==> flow/design.v <==
module ALU(
    input [31:0] A, B,
    input [2:0] ALUControl,
    output Carry, OverFlow, Zero, Negative,
    output [31:0] Result
);
    wire [31:0] B_inv;
    wire [32:0] Sum_result;
    wire is_sub;
    assign is_sub = (ALUControl == 3'b001);
    assign B_inv = is_sub ? ~B : B;
    assign Sum_result = A + B_inv + is_sub;
    reg [31:0] Result_reg;
    reg Cout_reg, OverFlow_reg;
    always @(*) begin
        Result_reg = 32'h0;
        Cout_reg = 1'b0;
        OverFlow_reg = 1'b0;
        case (ALUControl)
            3'b000: begin  
                Result_reg = Sum_result[31:0];
                Cout_reg = Sum_result[32];
                OverFlow_reg = (A[31] == B[31]) && (Result_reg[31] != A[31]);
            end
            3'b001: begin  
                Result_reg = Sum_result[31:0];
                Cout_reg = Sum_result[32];
                OverFlow_reg = (A[31] != B[31]) && (Result_reg[31] != A[31]);
            end
            3'b010: Result_reg = A & B;    
            3'b011: Result_reg = A | B;    
            3'b100: Result_reg = A ^ B;    
            3'b101: Result_reg = ($signed(A) < $signed(B)) ? 32'b1 : 32'b0;  
            3'b110: Result_reg = A << B[4:0];  
            3'b111: Result_reg = A >> B[4:0];  
            default: Result_reg = 32'h0;
        endcase
    end
    assign Result   = Result_reg;
    assign Zero     = (Result_reg == 32'b0);
    assign Negative = Result_reg[31];
    assign Carry    = Cout_reg;
    assign OverFlow = OverFlow_reg;
endmodule
`timescale 1ns / 1ps
module ALU_ft (
    input              clk,
    input              rst,
    input      [31:0]  A,
    input      [31:0]  B,
    input      [2:0]   ALUControl,
    output reg [31:0]  Result,
    output reg         Zero,
    output reg         Carry,
    output reg         OverFlow,
    output reg         Negative,
    output reg         fault_detected_out
);
    wire [31:0] alu_res;
    wire alu_z, alu_c, alu_v, alu_n;
    ALU u_alu (
        .A(A),
        .B(B),
        .ALUControl(ALUControl),
        .Result(alu_res),
        .Zero(alu_z),
        .Carry(alu_c),
        .OverFlow(alu_v),
        .Negative(alu_n)
    );
    reg [31:0] res_t1;
    reg [31:0] res_t2;
    localparam STAGE1 = 2'b00;
    localparam STAGE2 = 2'b01;
    localparam STAGE3 = 2'b10;
    reg [1:0] state;
    always @(posedge clk or negedge rst) begin
        if (!rst) begin
            state              <= STAGE1;
            fault_detected_out <= 1'b0;
            res_t1             <= 32'b0;
            res_t2             <= 32'b0;
            Result             <= 32'b0;
            Zero               <= 1'b0;
            Carry              <= 1'b0;
            OverFlow           <= 1'b0;
            Negative           <= 1'b0;
        end
        else begin
            case (state)
                STAGE1: begin
                    res_t1 <= alu_res;           
                    fault_detected_out <= 1'b0;
                    state <= STAGE2;
                end
                STAGE2: begin
                    res_t2 <= alu_res;           
                    if (res_t2 == res_t1) begin
                        Result   <= alu_res;
                        Zero     <= alu_z;
                        Carry    <= alu_c;
                        OverFlow <= alu_v;
                        Negative <= alu_n;
                        state    <= STAGE1;
                    end
                    else begin
                        fault_detected_out <= 1'b1;
                        state <= STAGE3;
                    end
                end
                STAGE3: begin
                    Result   <= alu_res;
                    Zero     <= alu_z;
                    Carry    <= alu_c;
                    OverFlow <= alu_v;
                    Negative <= alu_n;
                    state <= STAGE1;
                end
            endcase
        end
    end
endmodule
Ticket comment

======== Reports on ALU_ft ========
Module ALU_ft before and after one edit of its RTL, step after step.
Lines under "original" count in the file above, lines under "edited" in the edited file.
"difference": "edited" minus "original" as printed here.
Operators carry their Yosys type and port widths (W data, S select, Z words).
Cell names lack the library's common part.
The mark -- stands for no value.
design
  design top .............................. ALU_ft
  clock port .............................. clk
  library ................................. sky130hd
  library corner .......................... tt_025C_1v80

======== The edit ========
Unified diff, file above to edited file.
The edit is scripted: it alters the design's behaviour and was not made to optimise anything.
begin of diff
@@ -50,5 +50,5 @@
     input      [31:0]  B,
     input      [2:0]   ALUControl,
-    output reg [31:0]  Result,
+    output reg [31:0]  Result_pad,
     output reg         Zero,
     output reg         Carry,
@@ -57,4 +57,6 @@
     output reg         fault_detected_out
 );
+    reg [31:0] Result;
+    always @(posedge clk) Result_pad <= Result;
     wire [31:0] alu_res;
     wire alu_z, alu_c, alu_v, alu_n;
end of diff

======== Word level ========
Source: Yosys, flattened and elaborated, memories not mapped. Widths are those after wreduce. Registers that Yosys merges into a memory's read port (data or address) are not register bits. Print and check cells do not count. Equal cells are merged and count once.
operators by class
  item                              original  edited  difference
  add/subtract/negate cells         2         2       0
  order comparisons                 1         1       0
  equal/unequal tests               15        15      0
  shift operators                   2         2       0
  multiplexer cells                 19        19      0
  bitwise gates (word level)        4         4       0
  reductions and logical operators  12        12      0
operators with widths
  kind                  original  edited  difference
  $mux W1               6         6       0
  $pmux W1 S2           6         6       0
  $eq A3 B3 Y1 const B  4         4       0
  $eq A3 B2 Y1 const B  2         2       0
  $logic_and A1 B1 Y1   2         2       0
  $mux W32              2         2       0
  $ne A1 B1 Y1          2         2       0
  $ne A2 B2 Y1 const B  2         2       0
  $reduce_and A2 Y1     2         2       0
  $reduce_bool A2 Y1    2         2       0
  $add A32 B32 Y33      1         1       0
  $add A33 B1 Y33       1         1       0
  $and A32 B32 Y32      1         1       0
  $eq A1 B1 Y1          1         1       0
  $eq A2 B1 Y1 const B  1         1       0
  $eq A2 B2 Y1 const B  1         1       0
  $eq A3 B1 Y1 const B  1         1       0
  $eq A32 B32 Y1        1         1       0
  $logic_not A2 Y1      1         1       0
  $logic_not A3 Y1      1         1       0
  $logic_not A32 Y1     1         1       0
  $lt A32 B32 Y1        1         1       0
  $mux W2               1         1       0
  $not A32 Y32          1         1       0
  $or A32 B32 Y32       1         1       0
  $pmux W1 S3           1         1       0
  $pmux W2 S3           1         1       0
  $pmux W32 S2          1         1       0
Not every row of either side is listed.
word-level totals
  item                             original  edited  difference
  register bits after elaboration  103       135     +32
  input port bits                  69        69      0
  output and inout port bits       37        37      0
  cells after elaboration          64        65      +1

======== Logic depth ========
Yosys ltp: most cells in a row. Word level: on the elaborated netlist, between registers, memories and ports. Mapped: between sequential cells and ports; inverters and the memories' decode and read muxes count.
depth
  item                           original  edited  difference
  depth in word-level cells      9         9       0
  ABC_AREA                       0         0       --
  gate-level depth with buffers  21        21      0
  gate-level depth less buffers  16        16      0

======== Synthesis result ========
Source: synth_stat.txt of the flow (Yosys; design flattened, memories mapped). It holds for the ABC_AREA given above (unset counts as 0); a run with the other value may have another netlist.
synthesis totals
  item                              original   edited    difference
  standard cells after synthesis    1545       1576      +31
  cell area after synthesis (mm^2)  0.0132027  0.013842  +0.0006393
  flip-flop cells                   103        135       +32
cells by type
  type      original  edited  difference
  dfxtp_1   0         32      +32
  o21ai_1   3         8       +5
  o21ai_0   62        58      -4
  buf_4     7         5       -2
  or2_2     4         6       +2
  or2_1     2         0       -2
  clkbuf_1  70        69      -1
  nor4_1    17        16      -1
  buf_1     7         8       +1
  a21boi_0  3         2       -1
  buf_6     3         4       +1
  o21ai_2   1         0       -1
  a21boi_1  0         1       +1
  nor4_2    0         1       +1
  nor2_1    139       139     0
  a21oi_1   128       128     0
  ha_1      128       128     0
  nand2_1   116       116     0
Not every row of either side is listed.
The figures by module come from a second, unflattened synthesis with its own total; it is not the netlist above.
unflattened totals
  item                                            original   edited     difference
  cell total of the unflattened synthesis         1566       1595       +29
  area total of the unflattened synthesis (mm^2)  0.0139384  0.0147404  +0.0008020
Rows give one instance, submodules left out.
modules, original
  module  instances  cells  area (mm^2)  seq. area (mm^2)
  ALU     1          1300   0.0096092    0
  ALU_ft  1          266    0.0043292    0.0026037
modules, edited
  module  instances  cells  area (mm^2)  seq. area (mm^2)
  ALU     1          1297   0.0097706    0
  ALU_ft  1          298    0.0049698    0.0032444

======== Worst setup path after synthesis ========
Path of least setup slack by OpenSTA after synthesis, without wires, with an ideal clock, recovery checks aside; 20% of the period is set as input and as output delay. Where synthesis merged equal registers, the netlist keeps one of their names.
timing path after synthesis
  item                               original             edited               difference
  kind                               input to register    input to register    --
  start                              input ALUControl[2]  input ALUControl[2]  --
  end                                register Zero        register Zero        --
  period (ps)                        6000                 6000                 0
  library setup time (ps)            66                   66                   0
  launch time at the first pin (ps)  1200                 1200                 0
  data arrival time (ps)             6321                 6321                 0
  data required time (ps)            5934                 5934                 0
  path slack (ps)                    -388                 -387                 +1
  delay of the path (ps)             5187                 5187                 0
  stages                             20                   21                   +1
  synthesis period reached (ps)      6388                 6387                 -1
"delay of the path" is the arrival time less input delay plus setup time.
"stages": output pins that drive a net of the path, with the launching flip-flop's if there is one; two outputs of one cell count as two.
"synthesis period reached" is the clock period less the worst setup slack; recovery checks do not enter. This is arithmetic on one report: input and output delays are still those of the set period (20% each).
The rows between start and end are the longest chain of elaborated cells between them; the timing report does not say that the signal goes this way. Where chains are equally long, one stands for them.
Each line given opens the expression or statement behind the cell; cells for indexed reads and writes are added by Yosys, which also makes memories of some case tables.
A register here has more assigning lines than the two given.
on the way, after synthesis, original
  cell sequence ........................... buf_2 -> or2_1 -> clkbuf_1 -> clkbuf_1 -> clkbuf_1 -> nor2_1 -> clkbuf_1 -> xnor2_1 -> ha_1 -> a21o_1 -> a2111oi_4 -> a211oi_2 -> a221o_1 -> a41o_1 -> xor2_1 -> o21a_1 -> or4_1 -> or4_1 -> nor4b_2 -> a41o_1
  length of the longest elaborated chain .. 8
  elaborated cells on any way between the ends .. 16
  those cells by class .................... add/sub (2); eq/ne (7); mux (4); reduce/logical (3)
ends and longest elaborated chain, after synthesis, original
  item               line  source
  start, declared    51    input      [2:0]   ALUControl,
  $eq A3 B1 Y1       10    assign is_sub = (ALUControl == 3'b001);
  $mux W32           11    assign B_inv = is_sub ? ~B : B;
  $add A32 B32 Y33   12    assign Sum_result = A + B_inv + is_sub;
  $add A33 B1 Y33    12
  $pmux W32 S7       19    case (ALUControl)
  $logic_not A32 Y1  40    assign Zero     = (Result_reg == 32'b0);
  $mux W1            98    if (res_t2 == res_t1) begin
  $pmux W1 S2        90    case (state)
  end, assigned      100   Zero     <= alu_z;
  end, assigned      113   Zero     <= alu_z;
  end, declared      53    output reg         Zero,
on the way, after synthesis, edited
  cell sequence ........................... buf_2 -> or2_2 -> clkbuf_1 -> clkbuf_1 -> clkbuf_1 -> nor2_1 -> clkbuf_1 -> xnor2_1 -> ha_1 -> buf_2 -> a21oi_1 -> o21ai_1 -> a2111o_1 -> a221o_1 -> a41o_1 -> xor2_1 -> o21a_1 -> or4_1 -> or4_1 -> nor4b_2 -> a41o_1
  length of the longest elaborated chain .. 8
  elaborated cells on any way between the ends .. 16
  those cells by class .................... add/sub (2); eq/ne (7); mux (4); reduce/logical (3)
ends and longest elaborated chain, after synthesis, edited
  item               line  source
  start, declared    51    input      [2:0]   ALUControl,
  $eq A3 B1 Y1       10    assign is_sub = (ALUControl == 3'b001);
  $mux W32           11    assign B_inv = is_sub ? ~B : B;
  $add A32 B32 Y33   12    assign Sum_result = A + B_inv + is_sub;
  $add A33 B1 Y33    12
  $pmux W32 S7       19    case (ALUControl)
  $logic_not A32 Y1  40    assign Zero     = (Result_reg == 32'b0);
  $mux W1            100   if (res_t2 == res_t1) begin
  $pmux W1 S2        92    case (state)
  end, assigned      102   Zero     <= alu_z;
  end, assigned      115   Zero     <= alu_z;
  end, declared      53    output reg         Zero,

======== Timing after layout ========
From the final timing report of the runs of pair 1: the path of least setup slack in the routed layout; clock arrival at registers is part of the times.
The report prints the path's times to 10 ps; the period is as set.
timing path after layout
  item                               original             edited               difference
  kind                               input to register    input to register    --
  start                              input ALUControl[1]  input ALUControl[1]  --
  end                                register Zero        register Zero        --
  period (ps)                        5660                 5660                 0
  library setup time (ps)            60                   60                   0
  launch time at the first pin (ps)  1130                 1130                 0
  data arrival time (ps)             5680                 5600                 -80
  data required time (ps)            5930                 6000                 +70
  path slack (ps)                    250                  400                  +150
  stages                             19                   17                   -2
The rows between start and end are the longest chain of elaborated cells between them; the timing report does not say that the signal goes this way. Where chains are equally long, one stands for them.
A register here has more assigning lines than the two given.
on the way, after layout, original
  cell sequence ........................... clkdlybuf4s50_1 -> or2_4 -> nor2_4 -> buf_12 -> buf_4 -> xnor2_1 -> inv_1 -> fa_1 -> nor2b_1 -> o31a_1 -> o21ai_0 -> o21a_1 -> xor2_1 -> a21boi_0 -> or4b_1 -> nor4_1 -> nand4_2 -> nor4b_2 -> a41o_1
  length of the longest elaborated chain .. 8
  elaborated cells on any way between the ends .. 16
  those cells by class .................... add/sub (2); eq/ne (7); mux (4); reduce/logical (3)
ends and longest elaborated chain, after layout, original
  item               line  source
  start, declared    51    input      [2:0]   ALUControl,
  $eq A3 B1 Y1       10    assign is_sub = (ALUControl == 3'b001);
  $mux W32           11    assign B_inv = is_sub ? ~B : B;
  $add A32 B32 Y33   12    assign Sum_result = A + B_inv + is_sub;
  $add A33 B1 Y33    12
  $pmux W32 S7       19    case (ALUControl)
  $logic_not A32 Y1  40    assign Zero     = (Result_reg == 32'b0);
  $mux W1            98    if (res_t2 == res_t1) begin
  $pmux W1 S2        90    case (state)
  end, assigned      100   Zero     <= alu_z;
  end, assigned      113   Zero     <= alu_z;
  end, declared      53    output reg         Zero,
on the way, after layout, edited
  cell sequence ........................... clkdlybuf4s50_1 -> or2_4 -> nor2_4 -> buf_4 -> xnor2_1 -> ha_1 -> a21o_1 -> a211oi_1 -> a211oi_2 -> a221o_1 -> a41o_1 -> xor2_1 -> o21a_1 -> or4_1 -> or4_1 -> nor4b_2 -> a41o_1
  length of the longest elaborated chain .. 8
  elaborated cells on any way between the ends .. 16
  those cells by class .................... add/sub (2); eq/ne (7); mux (4); reduce/logical (3)
ends and longest elaborated chain, after layout, edited
  item               line  source
  start, declared    51    input      [2:0]   ALUControl,
  $eq A3 B1 Y1       10    assign is_sub = (ALUControl == 3'b001);
  $mux W32           11    assign B_inv = is_sub ? ~B : B;
  $add A32 B32 Y33   12    assign Sum_result = A + B_inv + is_sub;
  $add A33 B1 Y33    12
  $pmux W32 S7       19    case (ALUControl)
  $logic_not A32 Y1  40    assign Zero     = (Result_reg == 32'b0);
  $mux W1            100   if (res_t2 == res_t1) begin
  $pmux W1 S2        92    case (state)
  end, assigned      102   Zero     <= alu_z;
  end, assigned      115   Zero     <= alu_z;
  end, declared      53    output reg         Zero,

======== Measured runs ========
Both versions went through the flow (Yosys, OpenROAD) with the same settings in each pair. Constraints: input delay and output delay 20% of the set period each, output load 0.01 pF.
flow settings, pair 1
  CAP_MARGIN .............................. 30
  SLEW_MARGIN ............................. 30
  period_ns ............................... 5.66
  CORE_MARGIN ............................. 2
  CORE_UTILIZATION ........................ 40
measured results, pair 1
  item                                     original   edited     difference
  mapped cell area after synthesis (mm^2)  0.0132027  0.013842   +0.0006393
  area inside the die boundary (mm^2)      0.0344752  0.0361095  +0.0016343
  standard-cell area after routing (mm^2)  0.0156988  0.0167573  +0.0010585
  utilization in the final report          0.483      0.489      +0.006
  setup slack of the critical path (ps)    254        395        +141
  worst hold slack (ps)                    487        363        -124
  reached clock period (ps)                5406       5265       -141
flow settings, pair 2
  CAP_MARGIN .............................. 15
  CELL_PAD_IN_SITES_DETAIL_PLACEMENT ...... 1
  CORE_UTILIZATION ........................ 31
  GPL_ROUTABILITY_DRIVEN .................. 1
  MAX_ROUTING_LAYER ....................... met4
  PLACE_DENSITY_LB_ADDON .................. 0.29
  SETUP_SLACK_MARGIN ...................... 0.03
  SLEW_MARGIN ............................. 30
  period_ns ............................... 3.45
  CORE_MARGIN ............................. 2
measured results, pair 2
  item                                     original   edited     difference
  mapped cell area after synthesis (mm^2)  0.0132027  0.013842   +0.0006393
  area inside the die boundary (mm^2)      0.0442555  0.0463584  +0.0021029
  standard-cell area after routing (mm^2)  0.0210239  0.0212742  +0.0002503
  utilization in the final report          0.501      0.482      -0.019
  setup slack of the critical path (ps)    -1251      -1126      +125
  reached clock period (ps)                4701       4576       -125
By "reached clock period" is meant the clock period of the run minus its worst setup slack. This is arithmetic on one report: input and output delays are still those of the set period (20% each).
